==> flow/design.v <==
module mac #(
	parameter N = 16,  
	parameter Q = 12  
	)(
	input logic clk, sclr, ce,
	input logic [N-1:0] a_i, b_i, 
	input logic [N*2-1:0] c_i,
	output logic [N*2-1:0] r_o
	);
	always_ff @(posedge clk or posedge sclr) begin
		if (sclr) r_o <= 'd0;
		else if (ce) begin
				r_o <= (a_i * b_i + c_i);  
			end
	end
endmodule
module variable_shift_register #(parameter WIDTH = 8, parameter SIZE = 3)(
	input logic clk, rst, ce,
	input logic [WIDTH-1:0] data_i,
	output logic [WIDTH-1:0] data_o
	);
	logic [WIDTH-1:0] sh_r [SIZE-1:0];  
	generate 
	genvar i;
	for (i = 0; i < SIZE; i = i + 1) begin : for_loop
		always_ff @(posedge clk or posedge rst) begin
			if (rst) sh_r[i] <= 'd0; 
			else begin
				if (ce) begin
					if (i == 'd0) sh_r[i] <= data_i;
					else sh_r[i] <= sh_r[i - 1];
				end
			end
		end
	end : for_loop
	endgenerate
	assign data_o = sh_r[SIZE - 1];
endmodule
`timescale 1ns / 1ps
module convolver #(
	parameter n = 8'h0a,	 
	parameter k = 8'h03,  
	parameter s = 1,  
	parameter BL = 16,  
	parameter Q = 12  
	)(
	input logic clk,
	input logic rst,
	input logic ce,
	input logic [BL-1:0] activation,
	input logic [(k*k)*BL-1:0] weight1,
	output logic [31:0] conv_op,
	output logic valid_conv,
	output logic end_conv
	);
	logic [31:0] count1;  
	logic [31:0] count2;  
	logic [31:0] count3;  
	logic [31:0] row_count;  
	logic en1, en2, en3;  
	logic [BL-1:0] weight [0:k*k-1];
	generate
		genvar j;
		for (j = 0; j < k*k; j = j + 1) begin : for_loop
			assign weight[j][BL-1:0] = weight1[BL*j +: BL];
		end : for_loop
	endgenerate
	logic [BL*2-1:0] tmp [k*k+1:0];
	assign tmp[0] = 32'h00000000;
	generate
	genvar i;
	for (i = 0; i < k*k; i = i + 1) begin : for_loop1
		if ((i+1) % k == 0) begin 					 
			if (i == k*k - 1) begin 				 
				mac #(.N(BL), .Q(Q)) MAC0(
					.clk(clk),
					.sclr(rst),
					.ce(ce),
					.a_i(activation),
					.b_i(weight[i]),
					.c_i(tmp[i]),
					.r_o(conv_op)
				);
			end
			else begin
				logic [BL*2-1:0] tmp2;
				mac #(.N(BL), .Q(Q)) MAC1(
					.clk(clk),
					.sclr(rst),
					.ce(ce),
					.a_i(activation),
					.b_i(weight[i]),
					.c_i(tmp[i]),
					.r_o(tmp2)
				);
				variable_shift_register #(.WIDTH(BL*2), .SIZE(n-k)) SR(
					.clk(clk),
					.rst(rst),
					.ce(ce),
					.data_i(tmp2),
					.data_o(tmp[i+1])
					);
			end
		end
		else begin
			mac #(.N(BL), .Q(Q)) MAC2(
					.clk(clk),
					.sclr(rst),
					.ce(ce),
					.a_i(activation),
					.b_i(weight[i]),
					.c_i(tmp[i]),
					.r_o(tmp[i+1])
				);
		end
	end : for_loop1
	endgenerate
	always_ff @(posedge clk) begin
		if (rst) begin
			count1 <= 0;
			count2 <= 0;
			count3 <= 0;
			row_count <= 0;
			en1 <= 0;
			en2 <= 1;
			en3 <= 0;
		end
		else if (ce) begin
		if (ce) begin
			if (count1 == (k-1)*n + k - 1) begin  
				count1 <= count1 + 1'b1;
				en1 <= 1'b1;
			end
			else count1 <= count1 + 1'b1;
		end
		if (en1 && en2) begin
			if (count2 == n - k) begin
				count2 <= 0;
				en2 <= 0;
				row_count <= row_count + 1'b1;
			end
			else count2 <= count2 + 1'b1;
		end
		if(~en2) begin
			if(count3 == k-2) begin
				count3<=0;
				en2 <= 1'b1;
			end
		else
			count3 <= count3 + 1'b1;
		end
		if((((count2 + 1) % s == 0) && (row_count % s == 0))
			||(count3 == k-2)&&(row_count % s == 0)
			||(count1 == (k-1)*n+k-1))
		begin                                                                                                                        
			en3 <= 1;                                                                                                                             
		end
		else 
			en3 <= 0;
		end
	end
	assign end_conv = (count1>= n*n+2) ? 1'b1 : 1'b0;
	assign valid_conv = (en1&&en2&&en3);
endmodule
Lab notebook: convolver

# Tool chain data of convolver

Each step is given for the RTL above and for the edited RTL.
Lines under "before" count in the file above, lines under "after" in the edited file.
"change" is "after" less "before", of the values as shown.
The mark - stands for no value.

Design top: convolver
Clock port: clk
Standard-cell library: sky130hd
Timing corner: tt_025C_1v80

# The edit

Unified diff, file above to edited file.
The edit is scripted: it alters the design's behaviour and was not made to optimise anything.

```diff
@@ -42,5 +42,5 @@
 	parameter k = 8'h03,  
 	parameter s = 1,  
-	parameter BL = 16,  
+	parameter BL = 32,  
 	parameter Q = 12  
 	)(
```

# Word-level counts

Yosys after proc, flatten, opt, wreduce and memory -nomap, before mapping. Enables and synchronous resets that opt folds into registers are not counted as muxes. Print and check cells are not counted. Equal cells are merged and count once.

Bit counts:

| what                            | before | after | change |
| register bits after elaboration | 835    | 835   | 0 |
| input port bits                 | 163    | 323   | +160 |
| output and inout bits           | 34     | 34    | 0 |

Cells by class:

| what                 | before | after | change |
| $add $sub $neg       | 11     | 11    | 0 |
| $mul                 | 9      | 9     | 0 |
| order comparisons    | 1      | 1     | 0 |
| equal/unequal tests  | 3      | 3     | 0 |
| multiplexer cells    | 7      | 7     | 0 |
| bitwise operators    | 1      | 1     | 0 |
| reduce/logical cells | 5      | 5     | 0 |

Operator list:

| operator                                       | before | after | change |
| 16-bit by 16-bit multiplier with 32-bit output | 9      | 0     | -9 |
| 32-bit by 32-bit multiplier with 32-bit output | 0      | 9     | +9 |

Operator kinds equal on both sides are left out: 11.

# Longest topological paths

Depth = most cells in a row (Yosys ltp): at word level without a register or memory, in the mapped netlist without a sequential cell, where the memories' decode and read muxes count.

Logic depth:

| what                         | before | after | change |
| depth in word-level cells    | 5      | 5     | 0 |
| ABC_AREA                     | 0      | 0     | - |
| mapped depth                 | 26     | 32    | +6 |
| mapped depth without buffers | 23     | 28    | +5 |

# Netlist

Source: synth_stat.txt of the flow (Yosys; design flattened, memories mapped). It holds for the ABC_AREA given above (unset counts as 0); a run with the other value may have another netlist.

Mapped netlist:

| what                            | before   | after    | change |
| cell count                      | 12211    | 19118    | +6907 |
| synthesis area (um^2)           | 115220.5 | 180135.3 | +64914.8 |
| area of sequential cells (um^2) | 20399.6  | 20399.6  | 0.0 |
| flip-flop cells                 | 835      | 835      | 0 |
| buffers                         | 550      | 1042     | +492 |

Cell types:

| cell                      | before | after | change |
| sky130_fd_sc_hd__fa_1     | 1994   | 3912  | +1918 |
| sky130_fd_sc_hd__and2_1   | 1110   | 2615  | +1505 |
| sky130_fd_sc_hd__inv_1    | 2931   | 4375  | +1444 |
| sky130_fd_sc_hd__nand2_1  | 1487   | 2413  | +926 |
| sky130_fd_sc_hd__clkbuf_1 | 534    | 1006  | +472 |
| sky130_fd_sc_hd__xnor2_1  | 190    | 611   | +421 |
| sky130_fd_sc_hd__ha_1     | 901    | 1120  | +219 |
| sky130_fd_sc_hd__xor2_1   | 125    | 214   | +89 |
| sky130_fd_sc_hd__o21ai_0  | 191    | 253   | +62 |
| sky130_fd_sc_hd__o21ai_1  | 63     | 3     | -60 |
| sky130_fd_sc_hd__a21oi_1  | 257    | 225   | -32 |
| sky130_fd_sc_hd__a31oi_1  | 54     | 23    | -31 |
| sky130_fd_sc_hd__buf_1    | 11     | 36    | +25 |
| sky130_fd_sc_hd__nor2_1   | 221    | 235   | +14 |
| sky130_fd_sc_hd__nand2b_1 | 36     | 22    | -14 |
| sky130_fd_sc_hd__a21o_1   | 110    | 98    | -12 |
| sky130_fd_sc_hd__a211o_1  | 17     | 6     | -11 |
| sky130_fd_sc_hd__o21a_1   | 25     | 35    | +10 |

Cell types equal on both sides are left out: 7.
Not every row of either side is listed.
By module: a second synthesis without flattening, with its own total; a netlist apart from the flattened one above.

Second synthesis, totals:

| what                                           | before   | after    | change |
| cells (unflattened synthesis)                  | 12842    | 39330    | +26488 |
| area total of the unflattened synthesis (um^2) | 120850.9 | 373727.2 | +252876.3 |

Each row is one instance without its submodules.

By module, before:

| module                                     | times used | cells | area (um^2) |
| mac                                        | 9          | 1261  | 10908.0 |
| variable_shift_register (WIDTH=32, SIZE=7) | 2          | 474   | 8976.1 |
| convolver                                  | 1          | 545   | 4727.0 |

By module, after:

| module                                     | times used | cells | area (um^2) |
| mac                                        | 9          | 4099  | 37232.0 |
| variable_shift_register (WIDTH=64, SIZE=7) | 2          | 947   | 16956.3 |
| convolver                                  | 1          | 545   | 4727.0 |

# Path before layout

Path of least setup slack by OpenSTA after synthesis, without wires, with an ideal clock, recovery checks aside; 20% of the period is set as input and as output delay. Where synthesis merged equal registers, the netlist keeps one of their names.

Timing post-synthesis:

| what                              | before       | after        | change |
| path type                         | in2reg       | in2reg       | - |
| start                             | input rst    | input rst    | - |
| end                               | register en2 | register en2 | - |
| period (ps)                       | 8000         | 8000         | 0 |
| external input delay (ps)         | 1600         | 1600         | 0 |
| setup time (ps)                   | 843          | 843          | 0 |
| launch time at the first pin (ps) | 1600         | 1600         | 0 |
| data arrival time (ps)            | 17692        | 17823        | +131 |
| data required time (ps)           | 7157         | 7157         | 0 |
| path slack (ps)                   | -10536       | -10665       | -129 |
| path delay (ps)                   | 16935        | 17066        | +131 |
| stages                            | 2            | 3            | +1 |
| buffers on the path               | 0            | 1            | +1 |
| synthesis period reached (ps)     | 18536        | 18665        | +129 |

"path delay" is the arrival time less input delay plus setup time.
"stages": output pins that drive a net of the path, with the launching flip-flop's if there is one; two outputs of one cell count as two.
"synthesis period reached" is the clock period less the worst setup slack; recovery checks do not enter. This is arithmetic on one report: input and output delays are still those of the set period (20% each).
A register here has more assigning lines than the two given.

Between the ends, post-synthesis, before:
Path through: sky130_fd_sc_hd__inv_1 sky130_fd_sc_hd__o21ai_0
Cells in the longest elaborated chain: 0
Elaborated cells on any way between the ends: 0

RTL lines, path post-synthesis, before:

| what            | RTL line | RTL |
| start, declared | 48       | `input logic rst,` |
| end, assigned   | 125      | `en2 <= 1;` |
| end, assigned   | 139      | `en2 <= 0;` |
| end, declared   | 60       | `logic en1, en2, en3;` |

Between the ends, post-synthesis, after:
Path through: sky130_fd_sc_hd__clkbuf_1 sky130_fd_sc_hd__inv_1 sky130_fd_sc_hd__o21ai_0
Cells in the longest elaborated chain: 0
Elaborated cells on any way between the ends: 0

RTL lines, path post-synthesis, after:

| what            | RTL line | RTL |
| start, declared | 48       | `input logic rst,` |
| end, assigned   | 125      | `en2 <= 1;` |
| end, assigned   | 139      | `en2 <= 0;` |
| end, declared   | 60       | `logic en1, en2, en3;` |

# Timing after layout

Path of least setup slack in the final report of the runs of set A (OpenROAD, finished layout, wires in). Where an end is a register, its clock arrival counts in the times.
The path's times are printed in steps of 10 ps; the period is the one set.

Timing post-layout:

| what                              | before                                     | after                                      | change |
| path type                         | in2reg                                     | in2reg                                     | - |
| start                             | input activation[9]                        | input activation[9]                        | - |
| end                               | register for_loop1[3].genblk1.MAC2.r_o[27] | register for_loop1[1].genblk1.MAC2.r_o[30] | - |
| period (ps)                       | 7650                                       | 7650                                       | 0 |
| external input delay (ps)         | 1530                                       | 1530                                       | 0 |
| setup time (ps)                   | 140                                        | 100                                        | -40 |
| launch time at the first pin (ps) | 1530                                       | 1530                                       | 0 |
| data arrival time (ps)            | 7920                                       | 8630                                       | +710 |
| data required time (ps)           | 8190                                       | 8380                                       | +190 |
| path slack (ps)                   | 270                                        | -260                                       | -530 |
| stages                            | 24                                         | 28                                         | +4 |
| buffers on the path               | 5                                          | 4                                          | -1 |

Between the ends stands the longest chain of elaborated cells between them, by number of cells; it is not shown to be the way that was timed. Of several equally long chains one is given.
Each line given opens the expression or statement behind the cell; cells for indexed reads and writes are added by Yosys, which also makes memories of some case tables.

Between the ends, post-layout, before:
Path through: sky130_fd_sc_hd__buf_6 sky130_fd_sc_hd__buf_12 sky130_fd_sc_hd__buf_4 sky130_fd_sc_hd__buf_4 sky130_fd_sc_hd__and2_1 sky130_fd_sc_hd__fa_1 sky130_fd_sc_hd__fa_1 sky130_fd_sc_hd__fa_1 sky130_fd_sc_hd__fa_1 sky130_fd_sc_hd__fa_1 sky130_fd_sc_hd__inv_1 sky130_fd_sc_hd__fa_1 sky130_fd_sc_hd__inv_1 sky130_fd_sc_hd__ha_1 sky130_fd_sc_hd__a21o_1 sky130_fd_sc_hd__a21o_1 sky130_fd_sc_hd__a21oi_1 sky130_fd_sc_hd__or4b_1 sky130_fd_sc_hd__a211oi_1 sky130_fd_sc_hd__buf_4 sky130_fd_sc_hd__nor2_1 sky130_fd_sc_hd__a31oi_1 sky130_fd_sc_hd__xor2_1 sky130_fd_sc_hd__mux2i_1
Cells in the longest elaborated chain: 2
Elaborated cells on any way between the ends: 2
Those cells by class: 1 x add/sub; 1 x mul

RTL lines, path post-layout, before:

| what                                           | RTL line | RTL |
| start, declared                                | 50       | `input logic [BL-1:0] activation,` |
| 16-bit by 16-bit multiplier with 32-bit output | 13       | `r_o <= (a_i * b_i + c_i);` |
| 32-bit adder                                   | 13       |  |
| end, assigned                                  | 11       | `if (sclr) r_o <= 'd0;` |
| end, assigned                                  | 13       |  |
| end, declared                                  | 8        | `output logic [N*2-1:0] r_o` |

Between the ends, post-layout, after:
Path through: sky130_fd_sc_hd__clkbuf_16 sky130_fd_sc_hd__buf_12 sky130_fd_sc_hd__buf_16 sky130_fd_sc_hd__buf_4 sky130_fd_sc_hd__nand2_1 sky130_fd_sc_hd__fa_1 sky130_fd_sc_hd__inv_1 sky130_fd_sc_hd__fa_1 sky130_fd_sc_hd__fa_1 sky130_fd_sc_hd__inv_1 sky130_fd_sc_hd__fa_1 sky130_fd_sc_hd__inv_1 sky130_fd_sc_hd__fa_1 sky130_fd_sc_hd__fa_1 sky130_fd_sc_hd__fa_1 sky130_fd_sc_hd__inv_1 sky130_fd_sc_hd__fa_1 sky130_fd_sc_hd__inv_2 sky130_fd_sc_hd__ha_4 sky130_fd_sc_hd__a21o_1 sky130_fd_sc_hd__a21o_1 sky130_fd_sc_hd__a21oi_2 sky130_fd_sc_hd__nor2b_1 sky130_fd_sc_hd__a31o_1 sky130_fd_sc_hd__or4_4 sky130_fd_sc_hd__a221o_1 sky130_fd_sc_hd__a211o_1 sky130_fd_sc_hd__o311ai_1
Cells in the longest elaborated chain: 2
Elaborated cells on any way between the ends: 2
Those cells by class: 1 x add/sub; 1 x mul

RTL lines, path post-layout, after:

| what                                           | RTL line | RTL |
| start, declared                                | 50       | `input logic [BL-1:0] activation,` |
| 32-bit by 32-bit multiplier with 32-bit output | 13       | `r_o <= (a_i * b_i + c_i);` |
| 32-bit adder                                   | 13       |  |
| end, assigned                                  | 11       | `if (sclr) r_o <= 'd0;` |
| end, assigned                                  | 13       |  |
| end, declared                                  | 8        | `output logic [N*2-1:0] r_o` |

# Layout results

Both versions went through the flow (Yosys, OpenROAD) with the same settings in each pair. Constraints: input delay and output delay 20% of the set period each, output load 0.01 pF.

Flow settings, set A:
CORE_UTILIZATION: 40
period_ns: 7.65
CAP_MARGIN: 20
CORE_MARGIN: 2
SLEW_MARGIN: 20

Measured results, set A:

| what                                   | before   | after    | change |
| synthesized cell area (um^2)           | 115220.5 | 180135.3 | +64914.8 |
| overall die area (um^2)                | 292362.0 | 455720.0 | +163358.0 |
| standard-cell area after layout (um^2) | 132915.0 | 215697.0 | +82782.0 |
| post-route utilization (%)             | 46.2     | 48.1     | +1.9 |
| worst slack on setup checks (ps)       | 271      | -255     | -526 |
| total negative setup slack (ps)        | 0        | -4402    | -4402 |
| worst hold slack after layout (ps)     | 441      | 413      | -28 |
| reached clock period (ps)              | 7379     | 7905     | +526 |

Flow settings, set B:
CORE_UTILIZATION: 50
GPL_ROUTABILITY_DRIVEN: 0
MAX_ROUTING_LAYER: met4
PLACE_DENSITY_LB_ADDON: 0.09
period_ns: 10.9
CAP_MARGIN: 20
CORE_MARGIN: 2
SLEW_MARGIN: 20

Measured results, set B:

| what                                   | before   | after    | change |
| synthesized cell area (um^2)           | 115220.5 | 180135.3 | +64914.8 |
| overall die area (um^2)                | 234295.0 | 365088.0 | +130793.0 |
| standard-cell area after layout (um^2) | 123745.0 | 193583.0 | +69838.0 |
| post-route utilization (%)             | 53.9     | 53.9     | 0.0 |
| worst slack on setup checks (ps)       | 2163     | 1262     | -901 |
| total negative setup slack (ps)        | 0        | 0        | 0 |
| worst hold slack after layout (ps)     | 467      | 460      | -7 |
| reached clock period (ps)              | 8737     | 9638     | +901 |

"reached clock period": clock period set for the run, less the worst setup slack. It is reckoned from that one timing run; input and output delays stay at 20% of the period that was set.
